==> flow/design.v <==
module ALU (result, read_data_1, read_data_2, shmat, opcode, functioncode);
	input [31:0] read_data_1;
	input [31:0] read_data_2;
	input [4:0] shmat;
	input [5:0] opcode;
	input [5:0] functioncode;
	output reg [31:0] result;
	always @(*)
		begin
		result = 32'b0;
		if(opcode==6'b001000)						 
			result=read_data_1+read_data_2;
		else if(opcode==6'b001001)					 
			result=read_data_1+read_data_2;
		else if(opcode==6'b001100)					 
			result=read_data_1&read_data_2;
		else if(opcode==6'b001101)					 
			result=read_data_1|read_data_2;
		else if(opcode==6'b001010)					 
			result=($signed(read_data_1)<$signed(read_data_2)) ? 32'b1 : 32'b0;
		else if(opcode==6'b001011)					 
			result=(read_data_1<read_data_2) ? 32'b1 : 32'b0;
		else if(opcode==6'b100100 |opcode==6'b100101 |opcode==6'b110000 | opcode==6'b100011  
		| opcode==6'b101000 | opcode==6'b111000 | opcode==6'b101001 | opcode==6'b101011)	 
			result=read_data_1+read_data_2;
		else if(opcode==6'b000000)					 
			begin
			if(functioncode==6'b100000)  
				result=read_data_1+read_data_2;
			else if(functioncode==6'b100001)  
				result=read_data_1+read_data_2;
			else if(functioncode==6'b100100)  
				result=read_data_1 & read_data_2;
			else if(functioncode==6'b100101)  
				result=read_data_1 | read_data_2;
			else if(functioncode==6'b100111)  
				result=~(read_data_1 | read_data_2);
			else if(functioncode==6'b000000)  
				result=read_data_2 << shmat;
			else if(functioncode==6'b101010)  
				result=($signed(read_data_1)<$signed(read_data_2)) ? 32'b1 : 32'b0;
			else if(functioncode==6'b101011)	 
				result=(read_data_1<read_data_2) ? 32'b1 : 32'b0;
			else if(functioncode==6'b000011)	 
				result= $signed(read_data_2) >>> shmat;
			else if(functioncode==6'b000010)  
				result= read_data_2 >> shmat;
			else if(functioncode==6'b100010)  
				result=read_data_1-read_data_2;
			else if(functioncode==6'b100011)  
				result= read_data_1-read_data_2;
			end
		end
endmodule
module mips_registers ( read_data_1, read_data_2, write_data, read_reg_1, read_reg_2, write_reg, signal_reg_write, clk );
	output [31:0] read_data_1, read_data_2;
	input [31:0] write_data;
	input [4:0] read_reg_1, read_reg_2, write_reg;
	input signal_reg_write, clk;
	reg [31:0] registers [31:1];
	always @(posedge clk)
		if (signal_reg_write && write_reg != 5'd0)
			registers[write_reg] <= write_data;
	assign read_data_1 = (read_reg_1 == 5'd0) ? 32'b0 : registers[read_reg_1];
	assign read_data_2 = (read_reg_2 == 5'd0) ? 32'b0 : registers[read_reg_2];
endmodule
module mips_core (
	input         clk,
	input         rst,
	output [31:0] imem_addr,
	input  [31:0] imem_rdata,
	output [31:0] dmem_addr,
	output [31:0] dmem_wdata,
	output [3:0]  dmem_wmask,
	output        dmem_we,
	input  [31:0] dmem_rdata,
	output        wb_en,
	output [4:0]  wb_reg,
	output [31:0] wb_data
);
reg [31:0] PC;
wire [31:0] instruction = imem_rdata;
wire [31:0] read_data_1;
wire [31:0] read_data_2;
wire [31:0] ALU_result;
reg [31:0] ALU_mux;
reg [4:0] REG_dst_mux;
reg [31:0] REG_write_mux;
reg [31:0] MEM_result;
reg write_reg_signal;
reg write_mem_signal;
reg [3:0] mem_mask;
reg [31:0] next_PC;
wire [5:0] opcode = instruction[31:26];
wire [4:0] rs = instruction[25:21];
wire [4:0] rt = instruction[20:16];
wire [4:0] rd = instruction[15:11];
wire [4:0] shmat = instruction[10:6];
wire [5:0] functioncode = instruction[5:0];
wire [15:0] imm = instruction[15:0];
wire [25:0] adress = instruction[25:0];
wire [31:0] PC_plus4 = PC + 32'd4;
wire [31:0] branchadress = {{14{imm[15]}}, imm, 2'b00};
wire [31:0] jumpadress = {PC[31:28], adress, 2'b00};
mips_registers regblock(read_data_1, read_data_2, REG_write_mux, rs, rt, REG_dst_mux, write_reg_signal, clk);
ALU ALUblock(ALU_result, read_data_1, ALU_mux, shmat, opcode, functioncode);
always @(*)
begin
	REG_dst_mux = rt;
	write_reg_signal = 1'b1;
	write_mem_signal = 1'b0;
	mem_mask = 4'b1111;
	ALU_mux = read_data_2;
	REG_write_mux = ALU_result;
	next_PC = PC_plus4;
	if (opcode==6'b100100)           
		MEM_result = {24'b0, dmem_rdata[7:0]};
	else if (opcode==6'b100101)      
		MEM_result = {16'b0, dmem_rdata[15:0]};
	else                             
		MEM_result = dmem_rdata;
	if (opcode==6'b000000)           
		begin
		REG_dst_mux = rd;
		if (functioncode==6'b001000)   
			begin
			write_reg_signal = 1'b0;
			next_PC = read_data_1;
			end
		end
	else                             
		begin
		if (opcode==6'b000011)         
			REG_dst_mux = 5'b11111;
		if (opcode==6'b101000 | opcode==6'b101001 | opcode==6'b111000 | opcode==6'b101011)  
			begin
			write_mem_signal = 1'b1;
			write_reg_signal = 1'b0;
			if (opcode==6'b101000)       
				mem_mask = 4'b0001;
			else if (opcode==6'b101001)  
				mem_mask = 4'b0011;
			end
		else if (opcode==6'b000100 | opcode==6'b000101 | opcode==6'b000010)  
			write_reg_signal = 1'b0;
		if (opcode!=6'b001100 && opcode!=6'b001101)
			ALU_mux = {{16{imm[15]}}, imm};
		else
			ALU_mux = {16'b0, imm};
		if (opcode==6'b000011)         
			REG_write_mux = PC + 32'd8;
		else if (opcode==6'b100011 | opcode==6'b100100 | opcode==6'b100101 | opcode==6'b110000)  
			REG_write_mux = MEM_result;
		else if (opcode==6'b001111)    
			REG_write_mux = {imm, 16'b0};
		if (opcode==6'b000100 && read_data_1==read_data_2)        
			next_PC = PC_plus4 + branchadress;
		else if (opcode==6'b000101 && read_data_1!=read_data_2)   
			next_PC = PC_plus4 + branchadress;
		else if (opcode==6'b000010 | opcode==6'b000011)          
			next_PC = jumpadress;
		end
end
always @(posedge clk)
	if (rst)
		PC <= 32'b0;
	else
		PC <= next_PC;
assign imem_addr  = PC;
assign dmem_addr  = ALU_result;
assign dmem_wdata = read_data_2;
assign dmem_wmask = mem_mask;
assign dmem_we    = write_mem_signal;
assign wb_en      = write_reg_signal && (REG_dst_mux != 5'd0);
assign wb_reg     = REG_dst_mux;
assign wb_data    = REG_write_mux;
endmodule
Reports on mips_core
Tool output for the design above, in the order of the flow.
Lines are those of the file above, counted from 1.
Library cell names are shortened.
{"block": "setup", "top_module": "mips_core", "clk_port": "clk", "library": "sky130hd", "corner": "tt_025C_1v80"}

After elaboration
Counts by Yosys on the flattened word-level netlist (proc, flatten, opt, wreduce; memories kept). Register bits leave out memories and registers merged into their read ports (data or address). Print and check cells are left out.
Yosys's memory passes give these memory sizes; they may raise the number of words (mostly to a power of two), join words into wider ones and drop unused or constant bits.
{"block": "op_classes", "n_cmp": 2, "n_mux": 52, "shifts": 3, "equal": 36, "add_sub_neg": 5, "reduce_logical": 9, "logic": 19}
{"block": "op_table", "op": "32-bit 2-to-1 mux", "n": 36}
{"block": "op_table", "op": "6-bit equality test (second input constant)", "n": 17}
{"block": "op_table", "op": "32-bit adder", "n": 2}
{"block": "op_table", "op": "32-bit less-than comparator", "n": 2}
{"block": "op_table", "op": "6-bit by 4-bit equality test with 1-bit output (second input constant)", "n": 8}
{"block": "op_table", "op": "32-bit by 3-bit adder with 32-bit output (second input constant)", "n": 1}
{"block": "op_table", "op": "32-bit subtractor", "n": 1}
{"block": "op_table", "op": "32-bit equality test", "n": 1}
{"block": "op_table", "op": "32-bit inequality test", "n": 1}
{"block": "op_table", "op": "32-bit AND", "n": 1}
{"block": "op_table", "op": "32-bit bitwise OR", "n": 1}
{"block": "op_table", "op": "32-bit by 4-bit adder with 32-bit output (second input constant)", "n": 1}
{"block": "op_table", "op": "32-bit by 5-bit << shifter with 32-bit output", "n": 1}
{"block": "op_table", "op": "32-bit by 5-bit right shift with 32-bit output", "n": 1}
{"block": "op_table", "op": "32-bit by 5-bit >>> shifter with 32-bit output", "n": 1}
{"block": "op_table", "op": "32-bit inverter", "n": 1}
{"block": "op_table", "op": "6-bit by 2-bit equality test with 1-bit output (second input constant)", "n": 4}
{"block": "op_table", "op": "1-bit bitwise OR", "n": 16}
{"block": "op_table", "op": "4-bit 2-to-1 mux", "n": 4}
{"block": "op_table", "op": "5-bit 2-to-1 mux", "n": 3}
{"block": "op_table", "op": "6-bit by 3-bit equality test with 1-bit output (second input constant)", "n": 2}
{"block": "op_table", "op": "6-bit by 4-bit inequality test with 1-bit output (second input constant)", "n": 2}
{"block": "op_table", "op": "6-bit logical NOT", "n": 2}
{"block": "op_table", "op": "5-bit logical NOT", "n": 2}
{"block": "op_table", "op": "1-bit 2-to-1 mux", "n": 9}
{"block": "op_table", "op": "5-bit nonzero test", "n": 1}
{"block": "op_table", "op": "1-bit logical AND", "n": 4}
{"block": "op_table", "op": "4-bit inequality test (second input constant)", "n": 1}
{"block": "bits", "ff_bits": 32, "memories": 1, "inputBits": 66, "word_cells": 129, "mem_bits_rw": 992, "output_inout_bits": 139}
{"block": "mem_list", "name": "regblock.registers", "words": 31, "width": 32, "rd": 2, "wr": 1, "line_no": 60, "source": "reg [31:0] registers [31:1];"}

Longest topological paths
Depth = most cells in a row (Yosys ltp): at word level without a register or memory, in the mapped netlist without a sequential cell, where the memories' decode and read muxes count.
{"block": "depth", "depth_word": 30, "abc_area": 0, "depth_mapped": 28}

Mapped cells and area
Yosys stat after the flow's synthesis: flattened, memories mapped to cells. It holds for the ABC_AREA given above (unset counts as 0); a run with the other value may have another netlist.
Totals and module areas in this step are rounded.
{"block": "synth_totals", "stdcells": 5338, "flip_flops": 1024, "yosys_area_um2": 63000, "n_buf": 412}
{"block": "by_type", "cell_type": "edfxtp_1", "n": 992, "type_area_um2": 2.98E+04}
{"block": "by_type", "cell_type": "mux4_2", "n": 287, "type_area_um2": 6.46E+03}
{"block": "by_type", "cell_type": "mux2i_1", "n": 411, "type_area_um2": 4.11E+03}
{"block": "by_type", "cell_type": "ha_1", "n": 127, "type_area_um2": 1.59E+03}
{"block": "by_type", "cell_type": "nor2_1", "n": 421, "type_area_um2": 1.58E+03}
{"block": "by_type", "cell_type": "a21oi_1", "n": 299, "type_area_um2": 1.5E+03}
{"block": "by_type", "cell_type": "o21ai_0", "n": 242, "type_area_um2": 1.21E+03}
{"block": "by_type", "cell_type": "nand2_1", "n": 320, "type_area_um2": 1.2E+03}
{"block": "by_type", "cell_type": "o22ai_1", "n": 182, "type_area_um2": 1.14E+03}
{"block": "by_type", "cell_type": "xnor2_1", "n": 102, "type_area_um2": 893.357}
{"block": "by_type", "cell_type": "clkbuf_1", "n": 229, "type_area_um2": 859.574}
{"block": "by_type", "cell_type": "mux2_2", "n": 75, "type_area_um2": 844.56}
{"block": "by_type", "cell_type": "a211oi_1", "n": 100, "type_area_um2": 750.72}
{"block": "by_type", "cell_type": "dfxtp_1", "n": 32, "type_area_um2": 640.614}
{"block": "by_type", "cell_type": "o221ai_1", "n": 67, "type_area_um2": 586.813}
{"block": "by_type", "cell_type": "xor2_1", "n": 58, "type_area_um2": 507.987}
{"block": "by_type", "cell_type": "inv_1", "n": 135, "type_area_um2": 506.736}
{"block": "by_type", "cell_type": "buf_4", "n": 58, "type_area_um2": 435.418}
Not listed: further types 95, cells in them 1201.
The figures by module come from a second, unflattened synthesis with its own total; it is not the netlist above.
{"block": "unflattened", "hier_cells": 5089, "hier_area_um2": 63000}
Rows give one instance, submodules left out.
{"block": "modules", "mod": "mips_registers", "n_inst": 1, "n_cells": 2601, "area_um2": 47000}
{"block": "modules", "mod": "ALU", "n_inst": 1, "n_cells": 1541, "area_um2": 9900}
{"block": "modules", "mod": "mips_core", "n_inst": 1, "n_cells": 947, "area_um2": 6400}

Timing after synthesis
OpenSTA on the mapped netlist: ideal clock, no wires. The path of least setup slack (recovery checks aside). Input and output delay are each 20% of the period. Register names are those of the netlist, which keeps one name where synthesis merged equal registers.
{"block": "synth_timing", "path_type": "input to output", "startpoint": "input port imem_rdata[30]", "endpoint": "output port wb_data[31]", "path_buffers": 8, "arrival_ns": 8.938, "path_stages": 22, "path_slack_ns": 0.662, "path_delay_ns": 6.538, "input_delay_ns": 2.400, "required_time_ns": 9.600, "clock_period_ns": 12.0, "t_first_pin_ns": 2.400, "period_less_setup_slack_ns": 11.338}
"path_delay_ns" = arrival - input delay + setup time.
A path that ends at an output port has no setup time.
"path_stages": output pins that drive a net of the path, with the launching flip-flop's if there is one; two outputs of one cell count as two.
"period_less_setup_slack_ns" = period - worst setup slack (recovery checks aside). The figure is calculated, with input and output delays left at 20% of the set period.
The rows between start and end are the longest chain of elaborated cells between them; the timing report does not say that the signal goes this way. Where chains are equally long, one stands for them.
A line is the first line of the expression or statement that the cell stems from. Yosys adds cells for indexed reads and writes and turns some case tables into memories.
{"block": "synth_via", "path_cell_list": "clkbuf_1 > nor3_1 > nand2_1 > clkbuf_1 > clkbuf_1 > clkbuf_1 > buf_1 > clkbuf_1 > buf_1 > a21oi_1 > ha_1 > clkbuf_1 > o21bai_1 > a21o_1 > a211oi_1 > a211oi_1 > o21ai_0 > a2111oi_0 > or4_1 > a21oi_1 > nor3_1 > o21ai_0", "elab_chain_cells": 29, "cone_cells": 66, "classes_between": "2 x add/sub; 18 x eq/ne; 3 x shift; 28 x mux; 13 x logic; 2 x reduce/logical"}
{"block": "synth_rtl", "element": "start, declared", "line_no": 71, "source": "input [31:0] imem_rdata,"}
{"block": "synth_rtl", "element": "6-bit by 4-bit inequality test with 1-bit output", "line_no": 146, "source": "if (opcode!=6'b001100 && opcode!=6'b001101)"}
{"block": "synth_rtl", "element": "1-bit logical AND", "line_no": 146}
{"block": "synth_rtl", "element": "32-bit 2-to-1 mux", "line_no": 146}
{"block": "synth_rtl", "element": "32-bit 2-to-1 mux", "line_no": 122, "source": "if (opcode==6'b000000)"}
{"block": "synth_rtl", "element": "32-bit subtractor", "line_no": 51, "source": "result= read_data_1-read_data_2;"}
{"block": "synth_rtl", "element": "32-bit 2-to-1 mux", "line_no": 50, "source": "else if(functioncode==6'b100011)"}
{"block": "synth_rtl", "element": "32-bit 2-to-1 mux", "line_no": 48, "source": "else if(functioncode==6'b100010)"}
{"block": "synth_rtl", "element": "[15 not listed]"}
{"block": "synth_rtl", "element": "32-bit 2-to-1 mux", "line_no": 15, "source": "else if(opcode==6'b001100)"}
{"block": "synth_rtl", "element": "32-bit 2-to-1 mux", "line_no": 13, "source": "else if(opcode==6'b001001)"}
{"block": "synth_rtl", "element": "32-bit 2-to-1 mux", "line_no": 11, "source": "if(opcode==6'b001000)"}
{"block": "synth_rtl", "element": "32-bit 2-to-1 mux", "line_no": 154, "source": "else if (opcode==6'b001111)"}
{"block": "synth_rtl", "element": "32-bit 2-to-1 mux", "line_no": 152, "source": "else if (opcode==6'b100011 | opcode==6'b100100 | opcode==6'b100101 | opcode==6'b110000)"}
{"block": "synth_rtl", "element": "32-bit 2-to-1 mux", "line_no": 150, "source": "if (opcode==6'b000011)"}
{"block": "synth_rtl", "element": "32-bit 2-to-1 mux", "line_no": 122}
{"block": "synth_rtl", "element": "end, declared", "line_no": 79, "source": "output [31:0] wb_data"}

Worst path after layout
Path of least setup slack in the final report of record 5 (OpenROAD, finished layout, wires in). Where an end is a register, its clock arrival counts in the times.
{"block": "layout_timing", "path_type": "input to output", "startpoint": "input port imem_rdata[21]", "endpoint": "output port wb_data[11]", "clock_period_ns": 11.8, "input_delay_ns": 2.36, "path_stages": 24, "path_buffers": 6, "t_first_pin_ns": 2.36, "arrival_ns": 9.25, "required_time_ns": 9.44, "path_slack_ns": 0.19}
The rows between start and end are the longest chain of elaborated cells between them; the timing report does not say that the signal goes this way. Where chains are equally long, one stands for them.
A memory read counts as a cell of the chain, while the word-level depth stops at memories.
{"block": "layout_via", "path_cell_list": "buf_12 > buf_12 > mux4_2 > mux2i_1 > a2111oi_0 > buf_4 > a31oi_2 > inv_1 > ha_1 > or2_2 > o221ai_1 > a2111o_1 > nand2_1 > a21oi_1 > o21bai_1 > xnor2_1 > buf_4 > a2111o_1 > nor4_2 > buf_4 > o221ai_1 > a221oi_1 > a21oi_2 > clkdlybuf4s50_1", "elab_chain_cells": 27, "cone_cells": 32, "classes_between": "2 x add/sub; 25 x mux; 3 x logic; 1 x reduce/logical; 1 x memory"}
{"block": "layout_rtl", "element": "start, declared", "line_no": 71, "source": "input [31:0] imem_rdata,"}
{"block": "layout_rtl", "element": "memory read 31 x 32 bit", "line_no": 60, "source": "reg [31:0] registers [31:1];"}
{"block": "layout_rtl", "element": "32-bit 2-to-1 mux", "line_no": 64, "source": "assign read_data_1 = (read_reg_1 == 5'd0) ? 32'b0 : registers[read_reg_1];"}
{"block": "layout_rtl", "element": "32-bit subtractor", "line_no": 51, "source": "result= read_data_1-read_data_2;"}
{"block": "layout_rtl", "element": "32-bit 2-to-1 mux", "line_no": 50, "source": "else if(functioncode==6'b100011)"}
{"block": "layout_rtl", "element": "32-bit 2-to-1 mux", "line_no": 48, "source": "else if(functioncode==6'b100010)"}
{"block": "layout_rtl", "element": "32-bit 2-to-1 mux", "line_no": 46, "source": "else if(functioncode==6'b000010)"}
{"block": "layout_rtl", "element": "32-bit 2-to-1 mux", "line_no": 44, "source": "else if(functioncode==6'b000011)"}
{"block": "layout_rtl", "element": "[13 not listed]"}
{"block": "layout_rtl", "element": "32-bit 2-to-1 mux", "line_no": 15, "source": "else if(opcode==6'b001100)"}
{"block": "layout_rtl", "element": "32-bit 2-to-1 mux", "line_no": 13, "source": "else if(opcode==6'b001001)"}
{"block": "layout_rtl", "element": "32-bit 2-to-1 mux", "line_no": 11, "source": "if(opcode==6'b001000)"}
{"block": "layout_rtl", "element": "32-bit 2-to-1 mux", "line_no": 154, "source": "else if (opcode==6'b001111)"}
{"block": "layout_rtl", "element": "32-bit 2-to-1 mux", "line_no": 152, "source": "else if (opcode==6'b100011 | opcode==6'b100100 | opcode==6'b100101 | opcode==6'b110000)"}
{"block": "layout_rtl", "element": "32-bit 2-to-1 mux", "line_no": 150, "source": "if (opcode==6'b000011)"}
{"block": "layout_rtl", "element": "32-bit 2-to-1 mux", "line_no": 122, "source": "if (opcode==6'b000000)"}
{"block": "layout_rtl", "element": "end, declared", "line_no": 79, "source": "output [31:0] wb_data"}

Ticket comment

Top module mips_core; platform sky130hd; tools Yosys and OpenROAD; 5 stored runs in no particular order. Input and output delays are each 20% of the period that was set; the output load is 0.01 pF.
"period_reached_ns" means the clock period less the worst setup slack. The figure is calculated, with input and output delays left at 20% of the set period.
The measured numbers are rounded.

{"run": "record 1", "settings": { "ABC_AREA": 1, "CAP_MARGIN": 15, "CELL_PAD_IN_SITES_DETAIL_PLACEMENT": 1, "CORE_ASPECT_RATIO": 1.32, "CORE_MARGIN": 5, "CORE_UTILIZATION": 47, "CTS_CLUSTER_DIAMETER": 115, "GPL_ROUTABILITY_DRIVEN": 1, "GPL_TIMING_DRIVEN": 0, "MIN_ROUTING_LAYER": "met2", "SETUP_SLACK_MARGIN": 2.55, "SLEW_MARGIN": 25, "period_ns": 11.0 }, "outcome": "stopped before the end: routing reported GRT-0116"}
{"run": "record 2", "settings": { "ABC_AREA": 0, "CELL_PAD_IN_SITES_DETAIL_PLACEMENT": 1, "CELL_PAD_IN_SITES_GLOBAL_PLACEMENT": 3, "CORE_UTILIZATION": 65, "CTS_CLUSTER_DIAMETER": 107, "MAX_ROUTING_LAYER": "met5", "PLACE_DENSITY_LB_ADDON": 0.23, "SETUP_SLACK_MARGIN": 0.03, "period_ns": 8.01, "CAP_MARGIN": 20, "CORE_MARGIN": 2, "SLEW_MARGIN": 20 }, "outcome": "stopped before the end: placement reported FLW-0024"}
{"run": "record 3", "settings": { "ABC_AREA": 1, "CAP_MARGIN": 15, "CELL_PAD_IN_SITES_DETAIL_PLACEMENT": 2, "CORE_ASPECT_RATIO": 0.63, "CORE_MARGIN": 5, "CORE_UTILIZATION": 26, "CTS_CLUSTER_DIAMETER": 115, "GPL_ROUTABILITY_DRIVEN": 1, "HOLD_SLACK_MARGIN": 0.09, "MIN_ROUTING_LAYER": "met1", "SETUP_SLACK_MARGIN": 2.55, "SLEW_MARGIN": 25, "period_ns": 11.0 }, "outcome": "stopped before the end: routing reported ODB-0269"}
{"run": "record 4", "settings": { "ABC_AREA": 1, "CAP_MARGIN": 15, "CELL_PAD_IN_SITES_DETAIL_PLACEMENT": 2, "CORE_ASPECT_RATIO": 1.32, "CORE_MARGIN": 5, "CORE_UTILIZATION": 59, "CTS_CLUSTER_DIAMETER": 115, "GPL_ROUTABILITY_DRIVEN": 1, "GPL_TIMING_DRIVEN": 0, "MIN_ROUTING_LAYER": "met2", "SETUP_SLACK_MARGIN": 2.55, "SLEW_MARGIN": 25, "period_ns": 11.0 }, "outcome": "stopped before the end: placement reported DPL-0033"}
{"run": "record 5", "settings": { "CORE_UTILIZATION": 54, "PLACE_DENSITY": 0.6, "SETUP_SLACK_MARGIN": 0.2, "period_ns": 11.8, "CAP_MARGIN": 20, "CORE_MARGIN": 2, "SLEW_MARGIN": 20 }, "results": { "period_reached_ns": 11.612, "setup_tns_ns": 0.000, "synthArea_um2": 63000, "final_die_area_um2": 120000, "finish.utilization_pct": 63, "hold_ws_ns": 0.56, "setup_worst_slack_ns": 0.19 }}
